==> flow/design.v <==
module hbridgecontroller(
input PCLK, 				 
input PRESERN, 				 
input PSEL, 				 
input PENABLE, 				 
output wire PREADY, 		 
output wire PSLVERR,		 
input PWRITE,				 
input [31:0] PADDR,			 
input wire [31:0] PWDATA,	 
output reg [31:0] PRDATA,	 
output reg motor1_pwm,
output reg motor2_pwm,
output reg [1:0] motor1_ctrl,
output reg [1:0] motor2_ctrl
); 
assign PSLVERR = 0;
assign PREADY = 1;
wire write_enable = (PENABLE && PWRITE && PSEL);
wire read_enable = (!PWRITE && PSEL); 
wire M1CTRL_WRITE = write_enable && (PADDR[15:0] == 16'h0000);
wire M1CTRL_READ = read_enable && (PADDR[15:0] == 16'h0000);
wire M2CTRL_WRITE = write_enable && (PADDR[15:0] == 16'h0004);
wire M2CTRL_READ = read_enable && (PADDR[15:0] == 16'h0004);
wire M1SPEED_WRITE = write_enable && (PADDR[15:0] == 16'h0008);
wire M1SPEED_READ = read_enable && (PADDR[15:0] == 16'h0008);
wire M2SPEED_WRITE = write_enable && (PADDR[15:0] == 16'h000c);
wire M2SPEED_READ = read_enable && (PADDR[15:0] == 16'h000c);
reg [31:0] counter;
parameter PWM_PERIOD = 200000;   
reg [31:0] M1_duty, M2_duty;
reg [31:0] M1_duty_v, M2_duty_v;
always @(posedge PCLK)
begin
    if (!PRESERN) counter = 0;
    else if (counter >= PWM_PERIOD) counter = 0;
    else counter = counter + 1;
    if (counter < M1_duty && M1_duty > (PWM_PERIOD >> 4)) motor1_pwm <= 1;
    else motor1_pwm <= 0;
    if (counter < M2_duty && M2_duty > (PWM_PERIOD >> 4)) motor2_pwm <= 1;
    else motor2_pwm <= 0;
end
always @(posedge PCLK)
begin
    M1_duty_v = M1_duty;
    M2_duty_v = M2_duty;
	if(!PRESERN)
	begin
        M1_duty_v = 0;
        M2_duty_v = 0;
        motor1_ctrl = 2'b10;
        motor2_ctrl = 2'b10;
    end
    if (M1CTRL_WRITE)
    begin
        if (PWDATA != 0) motor1_ctrl = 2'b01;
        else motor1_ctrl = 2'b10;
    end
    else if (M1CTRL_READ)
    begin
        if (motor1_ctrl == 2'b10) PRDATA = 1;
        else PRDATA = 0;
    end
    if (M2CTRL_WRITE)
    begin
        if (PWDATA != 0) motor2_ctrl = 2'b01;
        else motor2_ctrl = 2'b10;
    end
    else if (M2CTRL_READ)
    begin
        if (motor2_ctrl == 2'b10) PRDATA = 1;
        else PRDATA = 0;
    end
    else if (M1SPEED_WRITE) 
    begin
        M1_duty_v = (PWM_PERIOD * PWDATA[15:0]) >> 8;
        if (M1_duty_v > PWM_PERIOD) M1_duty_v = PWM_PERIOD;
    end
    else if (M1SPEED_READ) PRDATA = ( M1_duty_v / PWM_PERIOD );
    else if (M2SPEED_WRITE) 
    begin
        M2_duty_v = (PWM_PERIOD * PWDATA[15:0]) >> 8;
        if (M2_duty_v > PWM_PERIOD) M2_duty_v = PWM_PERIOD;
    end
    else if (M2SPEED_READ) PRDATA = ( M2_duty_v / PWM_PERIOD );
    M1_duty <= M1_duty_v;
    M2_duty <= M2_duty_v;
end
endmodule
Appendix: tool output

From RTL to reports: hbridgecontroller
Each step is given for the RTL above and for the edited RTL.
Lines under "orig" count in the file above, lines under "edited" in the edited file.
"change": "edited" minus "orig" as printed here.
Operators carry their Yosys type and port widths (W data, S select, Z words).
Library cell names are shortened.
{"block": "setup", "top_module": "hbridgecontroller", "clock": "PCLK", "lib": "sky130hd", "corner": "tt_025C_1v80"}

Diff
The edit as a unified diff against the file above.
The edit is scripted: it alters the design's behaviour and was not made to optimise anything.
begin of diff
@@ -77,5 +77,5 @@
         if (M1_duty_v > PWM_PERIOD) M1_duty_v = PWM_PERIOD;
     end
-    else if (M1SPEED_READ) PRDATA = ( M1_duty_v / PWM_PERIOD );
+    else if (M1SPEED_READ) PRDATA = ( M1_duty_v >> PWM_PERIOD );
     else if (M2SPEED_WRITE) 
     begin
end of diff

Word-level counts
Yosys after proc, flatten, opt, wreduce and memory -nomap, before mapping. Enables and synchronous resets that opt folds into registers are not counted as muxes. Memory bits, and registers merged into a memory's read port (data or address), are not among the register bits. Print and check cells are not counted. Equal cells are merged and count once.
{"block": "bits", "item": "reg_bits", "orig": 134, "edited": 134, "change": 0}
{"block": "bits", "item": "output_inout_bits", "orig": 40, "edited": 40, "change": 0}
{"block": "bits", "item": "wordCells", "orig": 69, "edited": 68, "change": -1}
{"block": "op_classes", "item": "n_addsub", "orig": 1, "edited": 1, "change": 0}
{"block": "op_classes", "item": "multipliers", "orig": 1, "edited": 1, "change": 0}
{"block": "op_classes", "item": "n_div", "orig": 2, "edited": 1, "change": -1}
{"block": "op_classes", "item": "n_cmp", "orig": 6, "edited": 6, "change": 0}
{"block": "op_classes", "item": "eq_ne", "orig": 5, "edited": 5, "change": 0}
{"block": "op_classes", "item": "n_mux", "orig": 30, "edited": 30, "change": 0}
{"block": "op_classes", "item": "reduce_logical", "orig": 16, "edited": 16, "change": 0}
{"block": "op_table", "op": "$div A32 B18 Y32 const B", "orig": 2, "edited": 1, "change": -1}
{"block": "op_table", "op": "$mux W32", "orig": 20, "edited": 20, "change": 0}
{"block": "op_table", "op": "$logic_and A1 B1 Y1", "orig": 13, "edited": 13, "change": 0}
{"block": "op_table", "op": "$mux W2", "orig": 5, "edited": 5, "change": 0}
{"block": "op_table", "op": "$mux W1", "orig": 4, "edited": 4, "change": 0}
{"block": "op_table", "op": "$eq A16 B4 Y1 const B", "orig": 2, "edited": 2, "change": 0}
{"block": "op_table", "op": "$eq A2 B2 Y1 const B", "orig": 2, "edited": 2, "change": 0}
{"block": "op_table", "op": "$gt A32 B14 Y1 const B", "orig": 2, "edited": 2, "change": 0}
{"block": "op_table", "op": "$lt A32 B32 Y1", "orig": 2, "edited": 2, "change": 0}
{"block": "op_table", "op": "$add A32 B1 Y32 const B", "orig": 1, "edited": 1, "change": 0}
{"block": "op_table", "op": "$eq A16 B3 Y1 const B", "orig": 1, "edited": 1, "change": 0}
{"block": "op_table", "op": "$ge A32 B18 Y1 const B", "orig": 1, "edited": 1, "change": 0}
{"block": "op_table", "op": "$gt A24 B18 Y1 const B", "orig": 1, "edited": 1, "change": 0}
{"block": "op_table", "op": "$logic_not A1 Y1", "orig": 1, "edited": 1, "change": 0}
{"block": "op_table", "op": "$logic_not A16 Y1", "orig": 1, "edited": 1, "change": 0}
{"block": "op_table", "op": "$mul A12 B16 Y26 const A", "orig": 1, "edited": 1, "change": 0}
{"block": "op_table", "op": "$mux W24", "orig": 1, "edited": 1, "change": 0}
{"block": "op_table", "op": "$reduce_bool A32 Y1", "orig": 1, "edited": 1, "change": 0}

Longest topological paths
Longest topological path by Yosys (ltp), each cell counted once; first at word level (registers and memories cut), then after technology mapping (sequential cells cut; the memories' decode and read muxes count).
{"block": "logic_depth", "item": "depth_word", "orig": 11, "edited": 11, "change": 0}
{"block": "logic_depth", "item": "ABC_AREA", "orig": "0", "edited": "0"}
{"block": "logic_depth", "item": "mapped_depth", "orig": 60, "edited": 56, "change": -4}
{"block": "logic_depth", "item": "mapped_depth_nobuf", "orig": 48, "edited": 44, "change": -4}

Netlist
Source: synth_stat.txt of the flow (Yosys; design flattened, memories mapped). It holds for the ABC_AREA given above (unset counts as 0); a run with the other value may have another netlist.
{"block": "synth_totals", "item": "stdcells", "orig": 2271, "edited": 2128, "change": -143}
{"block": "synth_totals", "item": "yosys_area_um2", "orig": 17362.9, "edited": 17096.4, "change": -266.5}
{"block": "synth_totals", "item": "ff_cells", "orig": 134, "edited": 134, "change": 0}
{"block": "synth_totals", "item": "buf_cells", "orig": 83, "edited": 84, "change": 1}
{"block": "types", "type": "nand3_1", "orig": 118, "edited": 68, "change": -50}
{"block": "types", "type": "nor2_1", "orig": 176, "edited": 132, "change": -44}
{"block": "types", "type": "o21ai_0", "orig": 139, "edited": 105, "change": -34}
{"block": "types", "type": "nand2_1", "orig": 177, "edited": 147, "change": -30}
{"block": "types", "type": "a22o_1", "orig": 2, "edited": 22, "change": 20}
{"block": "types", "type": "a21oi_1", "orig": 127, "edited": 108, "change": -19}
{"block": "types", "type": "o21ai_1", "orig": 25, "edited": 10, "change": -15}
{"block": "types", "type": "a211oi_1", "orig": 28, "edited": 14, "change": -14}
{"block": "types", "type": "o21a_1", "orig": 17, "edited": 8, "change": -9}
{"block": "types", "type": "mux2_2", "orig": 11, "edited": 20, "change": 9}
{"block": "types", "type": "or4_1", "orig": 6, "edited": 15, "change": 9}
{"block": "types", "type": "or3_1", "orig": 9, "edited": 17, "change": 8}
{"block": "types", "type": "and2_1", "orig": 41, "edited": 48, "change": 7}
{"block": "types", "type": "nor4_1", "orig": 38, "edited": 31, "change": -7}
{"block": "types", "type": "o211ai_1", "orig": 31, "edited": 24, "change": -7}
{"block": "types", "type": "xnor2_1", "orig": 70, "edited": 76, "change": 6}
{"block": "types", "type": "nand4_1", "orig": 33, "edited": 39, "change": 6}
{"block": "types", "type": "a31o_2", "orig": 8, "edited": 2, "change": -6}
Not every row of either side is listed.

Path before layout
Source: OpenSTA report_checks on the synthesized netlist (no wires, ideal clock, input and output delay 20% of the period each), path of least setup slack; recovery checks are left aside. Register names are those of the netlist, which keeps one name where synthesis merged equal registers.
{"block": "synth_path", "item": "path_type", "orig": "input to register", "edited": "input to register"}
{"block": "synth_path", "item": "startpoint", "orig": "input port PADDR[3]", "edited": "input port PRESERN"}
{"block": "synth_path", "item": "endpoint", "orig": "register PRDATA[0]", "edited": "register PRDATA[0]"}
{"block": "synth_path", "item": "tclk_ps", "orig": 30000, "edited": 30000, "change": 0}
{"block": "synth_path", "item": "input_delay_ps", "orig": 6000, "edited": 6000, "change": 0}
{"block": "synth_path", "item": "arrival_time_ps", "orig": 18971, "edited": 18283, "change": -688}
{"block": "synth_path", "item": "path_slack_ps", "orig": 10905, "edited": 11643, "change": 738}
{"block": "synth_path", "item": "delay_ps", "orig": 13095, "edited": 12357, "change": -738}
{"block": "synth_path", "item": "stages", "orig": 53, "edited": 48, "change": -5}
{"block": "synth_path", "item": "n_path_buf", "orig": 6, "edited": 4, "change": -2}
{"block": "synth_path", "item": "period_less_setup_slack_ps", "orig": 19095, "edited": 18357, "change": -738}
"delay_ps" = arrival - input delay + setup time.
"stages" counts driving pins, that of a launching flip-flop among them; a cell with two outputs on the path counts twice.
"period_less_setup_slack_ps" is the clock period less the worst setup slack; recovery checks do not enter. This is arithmetic on one report: input and output delays are still those of the set period (20% each).
The rows between start and end are the longest chain of elaborated cells between them; the timing report does not say that the signal goes this way. Where chains are equally long, one stands for them.
Each line given opens the expression or statement behind the cell; cells for indexed reads and writes are added by Yosys, which also makes memories of some case tables.
A register here has more assigning lines than the two given.
{"block": "synth_between_orig", "cell_sequence": "buf_4 -> inv_2 -> or3_1 -> buf_2 -> buf_2 -> o21ai_1 -> a21oi_1 -> o22ai_1 -> nand3_2 -> a31oi_4 -> mux2_4 -> a2111oi_1 -> a311o_1 -> nand3_1 -> nor4_4 -> nor2_1 -> a211o_2 -> nor4_4 -> (+17 left out) -> mux2_4 -> a211oi_2 -> o311ai_1 -> xnor2_1 -> nor2_1 -> or4_4 -> mux2_1 -> a221o_1 -> buf_2 -> a31oi_1 -> o31ai_2 -> maj3_2 -> xnor2_2 -> a311o_2 -> a21boi_1 -> o311ai_1 -> nor4b_2 -> a21oi_1", "elab_chain_cells": 10, "cone_cells": 20, "cone_classes": "eq/ne: 3; mux: 8; reduce/logical: 9"}
{"block": "synth_lines_orig", "item": "from (decl)", "line_no": 9, "text": "input [31:0] PADDR,"}
{"block": "synth_lines_orig", "item": "$logic_not A16 Y1", "line_no": 22, "text": "wire M1CTRL_READ = read_enable && (PADDR[15:0] == 16'h0000);"}
{"block": "synth_lines_orig", "item": "$logic_and A1 B1 Y1", "line_no": 22}
{"block": "synth_lines_orig", "item": "$mux W32", "line_no": 59, "text": "else if (M1CTRL_READ)"}
{"block": "synth_lines_orig", "item": "$mux W32", "line_no": 54, "text": "if (M1CTRL_WRITE)"}
{"block": "synth_lines_orig", "item": "$mux W32", "line_no": 85, "text": "else if (M2SPEED_READ) PRDATA = ( M2_duty_v / PWM_PERIOD );"}
{"block": "synth_lines_orig", "item": "$mux W32", "line_no": 80, "text": "else if (M2SPEED_WRITE)"}
{"block": "synth_lines_orig", "item": "$mux W32", "line_no": 79, "text": "else if (M1SPEED_READ) PRDATA = ( M1_duty_v / PWM_PERIOD );"}
{"block": "synth_lines_orig", "item": "$mux W32", "line_no": 74, "text": "else if (M1SPEED_WRITE)"}
{"block": "synth_lines_orig", "item": "$mux W32", "line_no": 69, "text": "else if (M2CTRL_READ)"}
{"block": "synth_lines_orig", "item": "$mux W32", "line_no": 64, "text": "if (M2CTRL_WRITE)"}
{"block": "synth_lines_orig", "item": "to (assign)", "line_no": 79}
{"block": "synth_lines_orig", "item": "to (assign)", "line_no": 85}
{"block": "synth_lines_orig", "item": "to (decl)", "line_no": 11, "text": "output reg [31:0] PRDATA,"}
{"block": "synth_between_edited", "cell_sequence": "and3_1 -> a211oi_4 -> mux2i_1 -> nor4_1 -> or4_4 -> a2111oi_4 -> o31a_4 -> o21ai_4 -> mux2_4 -> a21boi_4 -> buf_6 -> o31ai_4 -> mux2_4 -> buf_6 -> a32oi_1 -> xor2_1 -> o31ai_4 -> o211ai_1 -> (+12 left out) -> xor2_2 -> o2111ai_2 -> a21oi_1 -> or4_1 -> buf_2 -> or4_4 -> a311o_1 -> and4_1 -> o2111ai_1 -> buf_2 -> a31oi_1 -> or3_1 -> or2_1 -> nor2b_1 -> a31oi_1 -> mux2_2 -> a32o_1 -> a31oi_1", "cone_cells": 16, "cone_lines": 11, "cone_classes": "div: 1; eq/ne: 2; mux: 13"}
{"block": "synth_lines_edited", "item": "from (decl)", "line_no": 3, "text": "input PRESERN,"}
{"block": "synth_lines_edited", "item": "to (assign)", "line_no": 79, "text": "else if (M1SPEED_READ) PRDATA = ( M1_duty_v >> PWM_PERIOD );"}
{"block": "synth_lines_edited", "item": "to (assign)", "line_no": 85, "text": "else if (M2SPEED_READ) PRDATA = ( M2_duty_v / PWM_PERIOD );"}
{"block": "synth_lines_edited", "item": "to (decl)", "line_no": 11, "text": "output reg [31:0] PRDATA,"}
edited: No chain of elaborated cells between the ends is given.

Timing after layout
Path of least setup slack in the final report of the runs of pair 1 (OpenROAD, finished layout, wires in). Where an end is a register, its clock arrival counts in the times.
The report prints the path's times to 10 ps; the period is as set.
{"block": "layout_path", "item": "path_type", "orig": "input to register", "edited": "input to register"}
{"block": "layout_path", "item": "startpoint", "orig": "input port PADDR[3]", "edited": "input port PRESERN"}
{"block": "layout_path", "item": "endpoint", "orig": "register PRDATA[0]", "edited": "register PRDATA[0]"}
{"block": "layout_path", "item": "tclk_ps", "orig": 30000, "edited": 30000, "change": 0}
{"block": "layout_path", "item": "input_delay_ps", "orig": 6000, "edited": 6000, "change": 0}
{"block": "layout_path", "item": "arrival_time_ps", "orig": 24250, "edited": 23480, "change": -770}
{"block": "layout_path", "item": "path_slack_ps", "orig": 6060, "edited": 6910, "change": 850}
{"block": "layout_path", "item": "stages", "orig": 50, "edited": 46, "change": -4}
{"block": "layout_path", "item": "n_path_buf", "orig": 2, "edited": 2, "change": 0}
The rows between start and end are the longest chain of elaborated cells between them; the timing report does not say that the signal goes this way. Where chains are equally long, one stands for them.
A register here has more assigning lines than the two given.
{"block": "layout_between_orig", "cell_sequence": "clkdlybuf4s50_1 -> inv_2 -> or3_1 -> nor2_4 -> buf_4 -> a311oi_1 -> a311oi_2 -> nand3_2 -> a31oi_4 -> mux2i_2 -> o21ai_2 -> o22ai_1 -> a31oi_1 -> a31o_2 -> nor2_1 -> a211o_2 -> nor4_4 -> o21ai_1 -> (+14 left out) -> o21ai_2 -> mux2_4 -> a211oi_2 -> o311ai_1 -> xnor2_1 -> o2111ai_1 -> maj3_1 -> a21boi_1 -> xnor2_1 -> and2_2 -> a21boi_2 -> nor2_1 -> o311a_4 -> a311oi_2 -> o211ai_1 -> o2111ai_1 -> nor4b_2 -> a21oi_1", "elab_chain_cells": 10, "cone_cells": 20, "cone_classes": "eq/ne: 3; mux: 8; reduce/logical: 9"}
{"block": "layout_lines_orig", "item": "from (decl)", "line_no": 9, "text": "input [31:0] PADDR,"}
{"block": "layout_lines_orig", "item": "$logic_not A16 Y1", "line_no": 22, "text": "wire M1CTRL_READ = read_enable && (PADDR[15:0] == 16'h0000);"}
{"block": "layout_lines_orig", "item": "$logic_and A1 B1 Y1", "line_no": 22}
{"block": "layout_lines_orig", "item": "$mux W32", "line_no": 59, "text": "else if (M1CTRL_READ)"}
{"block": "layout_lines_orig", "item": "$mux W32", "line_no": 54, "text": "if (M1CTRL_WRITE)"}
{"block": "layout_lines_orig", "item": "$mux W32", "line_no": 85, "text": "else if (M2SPEED_READ) PRDATA = ( M2_duty_v / PWM_PERIOD );"}
{"block": "layout_lines_orig", "item": "$mux W32", "line_no": 80, "text": "else if (M2SPEED_WRITE)"}
{"block": "layout_lines_orig", "item": "$mux W32", "line_no": 79, "text": "else if (M1SPEED_READ) PRDATA = ( M1_duty_v / PWM_PERIOD );"}
{"block": "layout_lines_orig", "item": "$mux W32", "line_no": 74, "text": "else if (M1SPEED_WRITE)"}
{"block": "layout_lines_orig", "item": "$mux W32", "line_no": 69, "text": "else if (M2CTRL_READ)"}
{"block": "layout_lines_orig", "item": "$mux W32", "line_no": 64, "text": "if (M2CTRL_WRITE)"}
{"block": "layout_lines_orig", "item": "to (assign)", "line_no": 79}
{"block": "layout_lines_orig", "item": "to (assign)", "line_no": 85}
{"block": "layout_lines_orig", "item": "to (decl)", "line_no": 11, "text": "output reg [31:0] PRDATA,"}
{"block": "layout_between_edited", "cell_sequence": "buf_2 -> buf_4 -> nand3_1 -> o211ai_1 -> o2111ai_1 -> and2_1 -> a31oi_4 -> mux2i_2 -> o22ai_2 -> o21ai_4 -> mux2_4 -> a21boi_4 -> o31ai_4 -> mux2i_2 -> a22o_1 -> nand2_2 -> o211a_2 -> o211ai_2 -> (+10 left out) -> nand3_2 -> a2111oi_4 -> xor2_2 -> o2111ai_2 -> a21oi_1 -> or4_1 -> or4_4 -> a311o_1 -> and4_1 -> o2111ai_1 -> a31o_1 -> mux2i_1 -> xnor2_1 -> o211ai_2 -> a31oi_1 -> mux2_2 -> a32o_1 -> a31oi_1", "cone_cells": 16, "cone_lines": 11, "cone_classes": "div: 1; eq/ne: 2; mux: 13"}
{"block": "layout_lines_edited", "item": "from (decl)", "line_no": 3, "text": "input PRESERN,"}
{"block": "layout_lines_edited", "item": "to (assign)", "line_no": 79, "text": "else if (M1SPEED_READ) PRDATA = ( M1_duty_v >> PWM_PERIOD );"}
{"block": "layout_lines_edited", "item": "to (assign)", "line_no": 85, "text": "else if (M2SPEED_READ) PRDATA = ( M2_duty_v / PWM_PERIOD );"}
{"block": "layout_lines_edited", "item": "to (decl)", "line_no": 11, "text": "output reg [31:0] PRDATA,"}
edited: No chain of elaborated cells between the ends is given.

Layout results
Both versions went through the flow (Yosys, OpenROAD) with the same settings in each pair. Constraints: input delay and output delay 20% of the set period each, output load 0.01 pF.
{"block": "settings_pair_1", "period_ns": 30.0, "CAP_MARGIN": 20, "CORE_MARGIN": 2, "CORE_UTILIZATION": 40, "SLEW_MARGIN": 20}
{"block": "measured_pair_1", "item": "ys_area_um2", "orig": 17362.9, "edited": 17096.4, "change": -266.5}
{"block": "measured_pair_1", "item": "design.die.area_um2", "orig": 45090.4, "edited": 44411.3, "change": -679.1}
{"block": "measured_pair_1", "item": "util_frac", "orig": 0.453, "edited": 0.453, "change": 0.000}
{"block": "measured_pair_1", "item": "worst_setup_slack_ps", "orig": 6059, "edited": 6907, "change": 848}
{"block": "measured_pair_1", "item": "total_power_mw", "orig": 0.6502, "edited": 0.6642, "change": 0.0140}
{"block": "measured_pair_1", "item": "achieved_clock_period_ps", "orig": 23941, "edited": 23093, "change": -848}
{"block": "settings_pair_2", "CELL_PAD_IN_SITES_DETAIL_PLACEMENT": 2, "CORE_UTILIZATION": 24, "CTS_CLUSTER_SIZE": 87, "GPL_ROUTABILITY_DRIVEN": 1, "GPL_TIMING_DRIVEN": 1, "MAX_ROUTING_LAYER": "met5", "PLACE_DENSITY": 0.9, "SLEW_MARGIN": 0, "period_ns": 17.8, "CAP_MARGIN": 20, "CORE_MARGIN": 2}
{"block": "measured_pair_2", "item": "ys_area_um2", "orig": 17362.9}
{"block": "measured_pair_2", "item": "design.die.area_um2", "orig": 74512.6}
{"block": "measured_pair_2", "item": "util_frac", "orig": 0.338}
{"block": "measured_pair_2", "item": "worst_setup_slack_ps", "orig": -5059}
{"block": "measured_pair_2", "item": "total_power_mw", "orig": 1.499}
{"block": "measured_pair_2", "item": "achieved_clock_period_ps", "orig": 22859}
pair 2, edited: unfinished; error GRT-0183 in routing.
"achieved_clock_period_ps" = clock period - worst setup slack. The figure is calculated, with input and output delays left at 20% of the set period.
By "total_power_mw" is meant OpenSTA's value without simulated activity: inputs other than the clock are taken to toggle once in ten clock periods, and the tool carries that through the logic.
